==> flow/design.v <==
module ALU(
    input logic CLK,
    input logic RST,
    input logic ACT,
    input logic[3:0]  OP,
    input logic[1:0]  MOVI,
    input logic[31:0] REG_A,
    input logic[31:0] REG_B,
    input logic[31:0] MEM,
    input logic[31:0] IMM,
    output logic[31:0] DATA,
    output logic       RDY,
    output logic       VLD
);
    typedef enum logic [1:0] {
        INIT,
        FIRST_STAGE,
        MUL_FIRST_STAGE,
        MUL_SECOND_STAGE
    } state_type;
    state_type state_curr;
    state_type state_next;
    logic[31:0] operand_A;
    logic[31:0] operand_B;
    logic[31:0] norm_res;
    logic[31:0] norm_reg;
    logic[63:0] mult_res;
    logic       mult_req;
    always_comb begin
        case (state_curr)
            INIT:
                if (ACT) begin
                    if (mult_req)
                        state_next = MUL_FIRST_STAGE;
                    else
                        state_next = FIRST_STAGE;
                end else
                     state_next = INIT;
            FIRST_STAGE:      state_next = INIT;
            MUL_FIRST_STAGE:  state_next = MUL_SECOND_STAGE;
            MUL_SECOND_STAGE: state_next = INIT;
        endcase
    end
    always_ff @(posedge CLK) begin
        if (RST) begin
            state_curr  <= INIT;
        end else begin
            state_curr <= state_next;
            if (state_next == MUL_FIRST_STAGE)
                mult_res <= operand_A * operand_B;
            if (state_next == FIRST_STAGE)
                norm_reg <= norm_res;
        end
    end
    always_comb begin
        case (state_curr)
            INIT:             DATA = 32'b0;
            FIRST_STAGE:      DATA = norm_reg;
            MUL_FIRST_STAGE:  DATA = mult_res[31:0];
            MUL_SECOND_STAGE: DATA = mult_res[63:32];
        endcase
    end
    assign operand_A = REG_A;
    assign VLD = (state_curr != INIT) & ~RST;
    assign RDY = state_curr == INIT;
    always_comb begin
        case (MOVI)
            2'b00:   operand_B = REG_B;
            2'b01:   operand_B = MEM;
            2'b10:   operand_B = IMM;
            default: operand_B = '0;
        endcase
    end
    always_comb begin
        norm_res = 32'b0;
        mult_req = 0;
        if (RDY) begin
            case (OP)
                4'b0000: norm_res = operand_A + operand_B;             
                4'b0001: norm_res = operand_A - operand_B;             
                4'b0010: mult_req = 1;                                 
                4'b0011: norm_res = {1'b0, operand_B[31:1]};           
                4'b0100: norm_res = {operand_B[30:0], 1'b0};           
                4'b0101: norm_res = {operand_B[0], operand_B[31:1]};   
                4'b0110: norm_res = {operand_B[30:0], operand_B[31]};  
                4'b0111: norm_res = ~operand_B;                        
                4'b1000: norm_res = operand_A & operand_B;             
                4'b1001: norm_res = operand_A | operand_B;             
                4'b1010: norm_res = operand_A ^ operand_B;             
                4'b1011: norm_res = ~(operand_A & operand_B);          
                4'b1100: norm_res = ~(operand_A | operand_B);          
                4'b1101: norm_res = ~(operand_A ^ operand_B);          
                4'b1110: norm_res = operand_B + 1;                     
                4'b1111: norm_res = operand_B - 1;                     
            endcase
        end
    end
endmodule
* From RTL to reports: ALU *
The steps from the RTL of ALU to its reports follow in flow order.
Lines are those of the file above, counted from 1.
Operators: Yosys type, input widths -> output width; for muxes data width and select width s.
Cell names lack the library's common part.
A cell with -- has no value.

set-up
  design top = ALU
  clock port = CLK
  standard-cell library = sky130hd
  library corner = tt_025C_1v80

* Elaborated design *
Yosys after proc, flatten, opt, wreduce and memory -nomap, before mapping. Memory bits, and registers merged into a memory's read port (data or address), are not among the register bits. Print and check cells are not counted. Equal cells are merged and count once.

bit counts
  register bits = 98
  latch bits = 0
  bits in writable memories = 0
  ROM bits = 0
  clocked read ports x word width = 0
  memories = 0
  bits of input ports = 137
  output and inout bits = 34
  word-level cells = 55

cells by class
  $add $sub $neg = 4
  $mul = 1
  div/mod/pow operators = 0
  magnitude comparators = 0
  equality and inequality tests = 22
  shift operators = 0
  multiplexer cells = 8
  bitwise operators = 9
  reductions and logical operators = 8

operators with widths
  operator               count
  $mul 32x32->64         1
  $pmux 32 s16           1
  $not 32->32            4
  $pmux 32 s4            1
  $pmux 32 s3            1
  $add 32x1->32 const B  1
  $sub 32x1->32 const B  1
  $add 32x32->32         1
  $sub 32x32->32         1
  $and 32x32->32         1
  $or 32x32->32          1
  $xor 32x32->32         1
  $eq 4x4->1 const B     8
  $eq 4x3->1 const B     4
  $reduce_or 15->1       1
  $eq 2x2->1 const B     4
  $eq 4x2->1 const B     2
  $eq 2x1->1 const B     3
  $pmux 2 s3             1
  $logic_not 2->1        2
  $reduce_and 2->1       2
  $eq 4x1->1 const B     1
  $logic_not 4->1        1
  $mux 2                 2
  $reduce_bool 2->1      1
  $reduce_or 2->1        1
  $pmux 1 s2             1
  $and 1x1->1            1

Other operator kinds: 2; their cells: 2.

* Longest topological paths *
Yosys ltp: most cells in a row. Word level: on the elaborated netlist, between registers, memories and ports. Mapped: between sequential cells and ports; inverters and the memories' decode and read muxes count.

depth
  word-level depth = 9
  ABC_AREA = 0
  gate-level depth with buffers = 36
  depth with buffers taken out = 30

* After synthesis *
Yosys stat after the flow's synthesis: flattened, memories mapped to cells. It holds for the ABC_AREA given above (unset counts as 0); a run with the other value may have another netlist.

synthesis totals
  standard cells after synthesis = 5161
  mapped area = 43784.5 um2
  sequential part of the area = 2922.8 um2
  flip-flop cells = 98
  buffer cells = 316

cells by type
  cell      count  total area (um2)
  fa_1      897    1.8E+04
  ha_1      392    4.9E+03
  inv_1     955    3.58E+03
  edfxtp_1  96     2.88E+03
  nor2_1    745    2.8E+03
  nand2_1   575    2158.32
  clkbuf_1  270    1.01E+03
  xnor2_1   110    963.424
  a21oi_1   186    930.893
  o21ai_0   165    825.792
  mux2i_1   56     560.538
  a21o_1    55     412.896
  mux2_2    33     371.606
  a22o_1    33     289.027
  xor2_1    31     271.51
  a221oi_1  29     253.994
  a211oi_1  32     240.23
  o22ai_1   27     168.912

Other cell types: 66; their cells: 474.

* Timing after synthesis *
Source: OpenSTA report_checks on the synthesized netlist (no wires, ideal clock, input and output delay 20% of the period each), path of least setup slack; recovery checks are left aside. Register names are those of the netlist, which keeps one name where synthesis merged equal registers.

path post-synthesis
  path kind = input to register
  from = input MOVI[0]
  to = register mult_res[60]
  period = 10.5 ns
  external input delay = 2.100 ns
  setup time = 0.264 ns
  time at the first pin = 2.100 ns
  arrival time = 10.248 ns
  required time = 10.236 ns
  path slack = -0.011 ns
  delay of the path = 8.412 ns
  stages = 32
  path buffers = 5
  synthesis period reached = 10.511 ns

"delay of the path" = arrival - input delay + setup time.
"stages" counts driving pins, that of a launching flip-flop among them; a cell with two outputs on the path counts twice.
"synthesis period reached" is the clock period less the worst setup slack; recovery checks do not enter. This is arithmetic on one report: input and output delays are still those of the set period (20% each).
Between the ends stands the longest chain of elaborated cells between them, by number of cells; it is not shown to be the way that was timed. Of several equally long chains one is given.
Each line given opens the expression or statement behind the cell; cells for indexed reads and writes are added by Yosys, which also makes memories of some case tables.

between the ends, post-synthesis
  path through = clkbuf_1 > buf_1 > mux2i_1 > o21ai_0 > clkbuf_1 > inv_1 > buf_1 > nor2_1 > fa_1 > inv_1 > fa_1 > inv_1 > fa_1 > inv_1 > fa_1 > inv_1 > fa_1 > fa_1 > fa_1 > fa_1 > ha_1 > clkbuf_1 > a21o_1 > o21bai_1 > a21oi_1 > o21ai_0 > a21o_1 > o2111ai_1 > a2111oi_2 > o31ai_1 > nor3_1 > o41a_1
  length of the longest elaborated chain = 3
  elaborated cells on any way between the ends = 5
  RTL lines with such cells = 2
  those cells by class = mul: 1; eq/ne: 2; mux: 1; reduce/logical: 1

ends and longest elaborated chain, post-synthesis
  what            line  RTL
  from (decl)     6     input logic[1:0]  MOVI,
  $eq 2x2->1      67    case (MOVI)
  $pmux 32 s3     67
  $mul 32x32->64  50    mult_res <= operand_A * operand_B;
  to (assign)     50
  to (decl)       27    logic[63:0] mult_res;

* Worst path after layout *
From the final timing report of stored run 2: the path of least setup slack in the routed layout; clock arrival at registers is part of the times.

path after layout
  path kind = input to register
  from = input MOVI[1]
  to = register mult_res[57]
  period = 15.6 ns
  external input delay = 3.12 ns
  setup time = 0.18 ns
  time at the first pin = 3.12 ns
  arrival time = 13.48 ns
  required time = 15.80 ns
  path slack = 2.32 ns
  stages = 30
  path buffers = 2

Between the ends stands the longest chain of elaborated cells between them, by number of cells; it is not shown to be the way that was timed. Of several equally long chains one is given.

between the ends, after layout
  path through = buf_2 > nor2b_2 > nand2_1 > o21ai_1 > buf_4 > clkinv_1 > nor2_1 > fa_1 > fa_1 > fa_1 > inv_1 > fa_1 > inv_1 > fa_1 > inv_1 > fa_1 > inv_1 > fa_1 > fa_1 > ha_1 > nand2_1 > nor2_1 > nand3_1 > o31a_1 > o21ba_2 > nor4_1 > o21ai_0 > a21boi_1 > nor4_1 > a311oi_1
  length of the longest elaborated chain = 3
  elaborated cells on any way between the ends = 5
  RTL lines with such cells = 2
  those cells by class = mul: 1; eq/ne: 2; mux: 1; reduce/logical: 1

ends and longest elaborated chain, after layout
  what            line  RTL
  from (decl)     6     input logic[1:0]  MOVI,
  $eq 2x2->1      67    case (MOVI)
  $pmux 32 s3     67
  $mul 32x32->64  50    mult_res <= operand_A * operand_B;
  to (assign)     50
  to (decl)       27    logic[63:0] mult_res;

Wiki page: ALU / flow data

Design ALU on sky130hd. What follows are 2 stored runs of the flow, each under its own settings; their order means nothing. The constraints put input and output delay at 20% of the set period each and load the outputs with 0.01 pF.
"achieved clock period" means the clock period less the worst setup slack. The figure is calculated, with input and output delays left at 20% of the set period.
"worst setup path time" means the part of the period allowed to the worst setup path (the constraints hold back 20% at inputs and 20% at outputs) less its slack; where the path has registers, the arrival times of their clocks count too.

Stored run 1
==> flow/run.sh <==
#!/bin/bash
# the make line also repeats the synthesis and layout settings of config.mk as NAME=value (left out here)
make -C /OpenROAD-flow-scripts/flow DESIGN_CONFIG=/design/flow/config.mk WORK_HOME=/design/flow/orfs CLKGATE_MAP_FILE= finish
==> flow/config.mk <==
export PLATFORM = sky130hd
export DESIGN_NAME = ALU
export DESIGN_NICKNAME = ALU
export VERILOG_FILES = /design/flow/design.v
export SDC_FILE = /design/flow/constraint.sdc
export NUM_CORES = 4
export LEC_CHECK = 0
export ABC_AREA = 1
export CAP_MARGIN = 20
export CELL_PAD_IN_SITES_DETAIL_PLACEMENT = 1
export CELL_PAD_IN_SITES_GLOBAL_PLACEMENT = 3
export CORE_ASPECT_RATIO = 0.67
export CORE_MARGIN = 2
export CORE_UTILIZATION = 58
export CTS_CLUSTER_DIAMETER = 230
export CTS_CLUSTER_SIZE = 25
export SETUP_SLACK_MARGIN = 3.09
export SLEW_MARGIN = 20
export TNS_END_PERCENT = 90
==> flow/constraint.sdc <==
create_clock -name core_clock -period 10.5 [get_ports {CLK}]
set_input_delay 2.1000 -clock core_clock [delete_from_list [all_inputs] [get_ports {CLK}]]
set_output_delay 2.1000 -clock core_clock [all_outputs]
set_load 0.01 [all_outputs]

==> results of stored run 1 <==
did not finish, placement stopped with GPL-0301

Stored run 2
==> flow/run.sh <==
#!/bin/bash
# the make line also repeats the synthesis and layout settings of config.mk as NAME=value (left out here)
make -C /OpenROAD-flow-scripts/flow DESIGN_CONFIG=/design/flow/config.mk WORK_HOME=/design/flow/orfs CLKGATE_MAP_FILE= finish
==> flow/config.mk <==
export PLATFORM = sky130hd
export DESIGN_NAME = ALU
export DESIGN_NICKNAME = ALU
export VERILOG_FILES = /design/flow/design.v
export SDC_FILE = /design/flow/constraint.sdc
export NUM_CORES = 4
export LEC_CHECK = 0
export ABC_AREA = 0
export CAP_MARGIN = 20
export CORE_ASPECT_RATIO = 1.0
export CORE_MARGIN = 9
export CORE_UTILIZATION = 61
export GPL_TIMING_DRIVEN = 1
export MAX_ROUTING_LAYER = met4
export PLACE_DENSITY_LB_ADDON = 0.2
export SLEW_MARGIN = 20
==> flow/constraint.sdc <==
create_clock -name core_clock -period 15.6 [get_ports {CLK}]
set_input_delay 3.1200 -clock core_clock [delete_from_list [all_inputs] [get_ports {CLK}]]
set_output_delay 3.1200 -clock core_clock [all_outputs]
set_load 0.01 [all_outputs]

==> results of stored run 2 <==
chip area after synthesis (Yosys): 43784.5 um2
die area: 81747.4 um2
standard-cell area of the final layout: 46892.5 um2
utilization: 66.5 %
worst setup slack after layout: 2.322 ns
total negative slack: 0.000 ns
worst hold slack: 0.794 ns
achieved clock period: 13.278 ns
worst setup path time: 10.16 ns
worst setup path kind: input to register
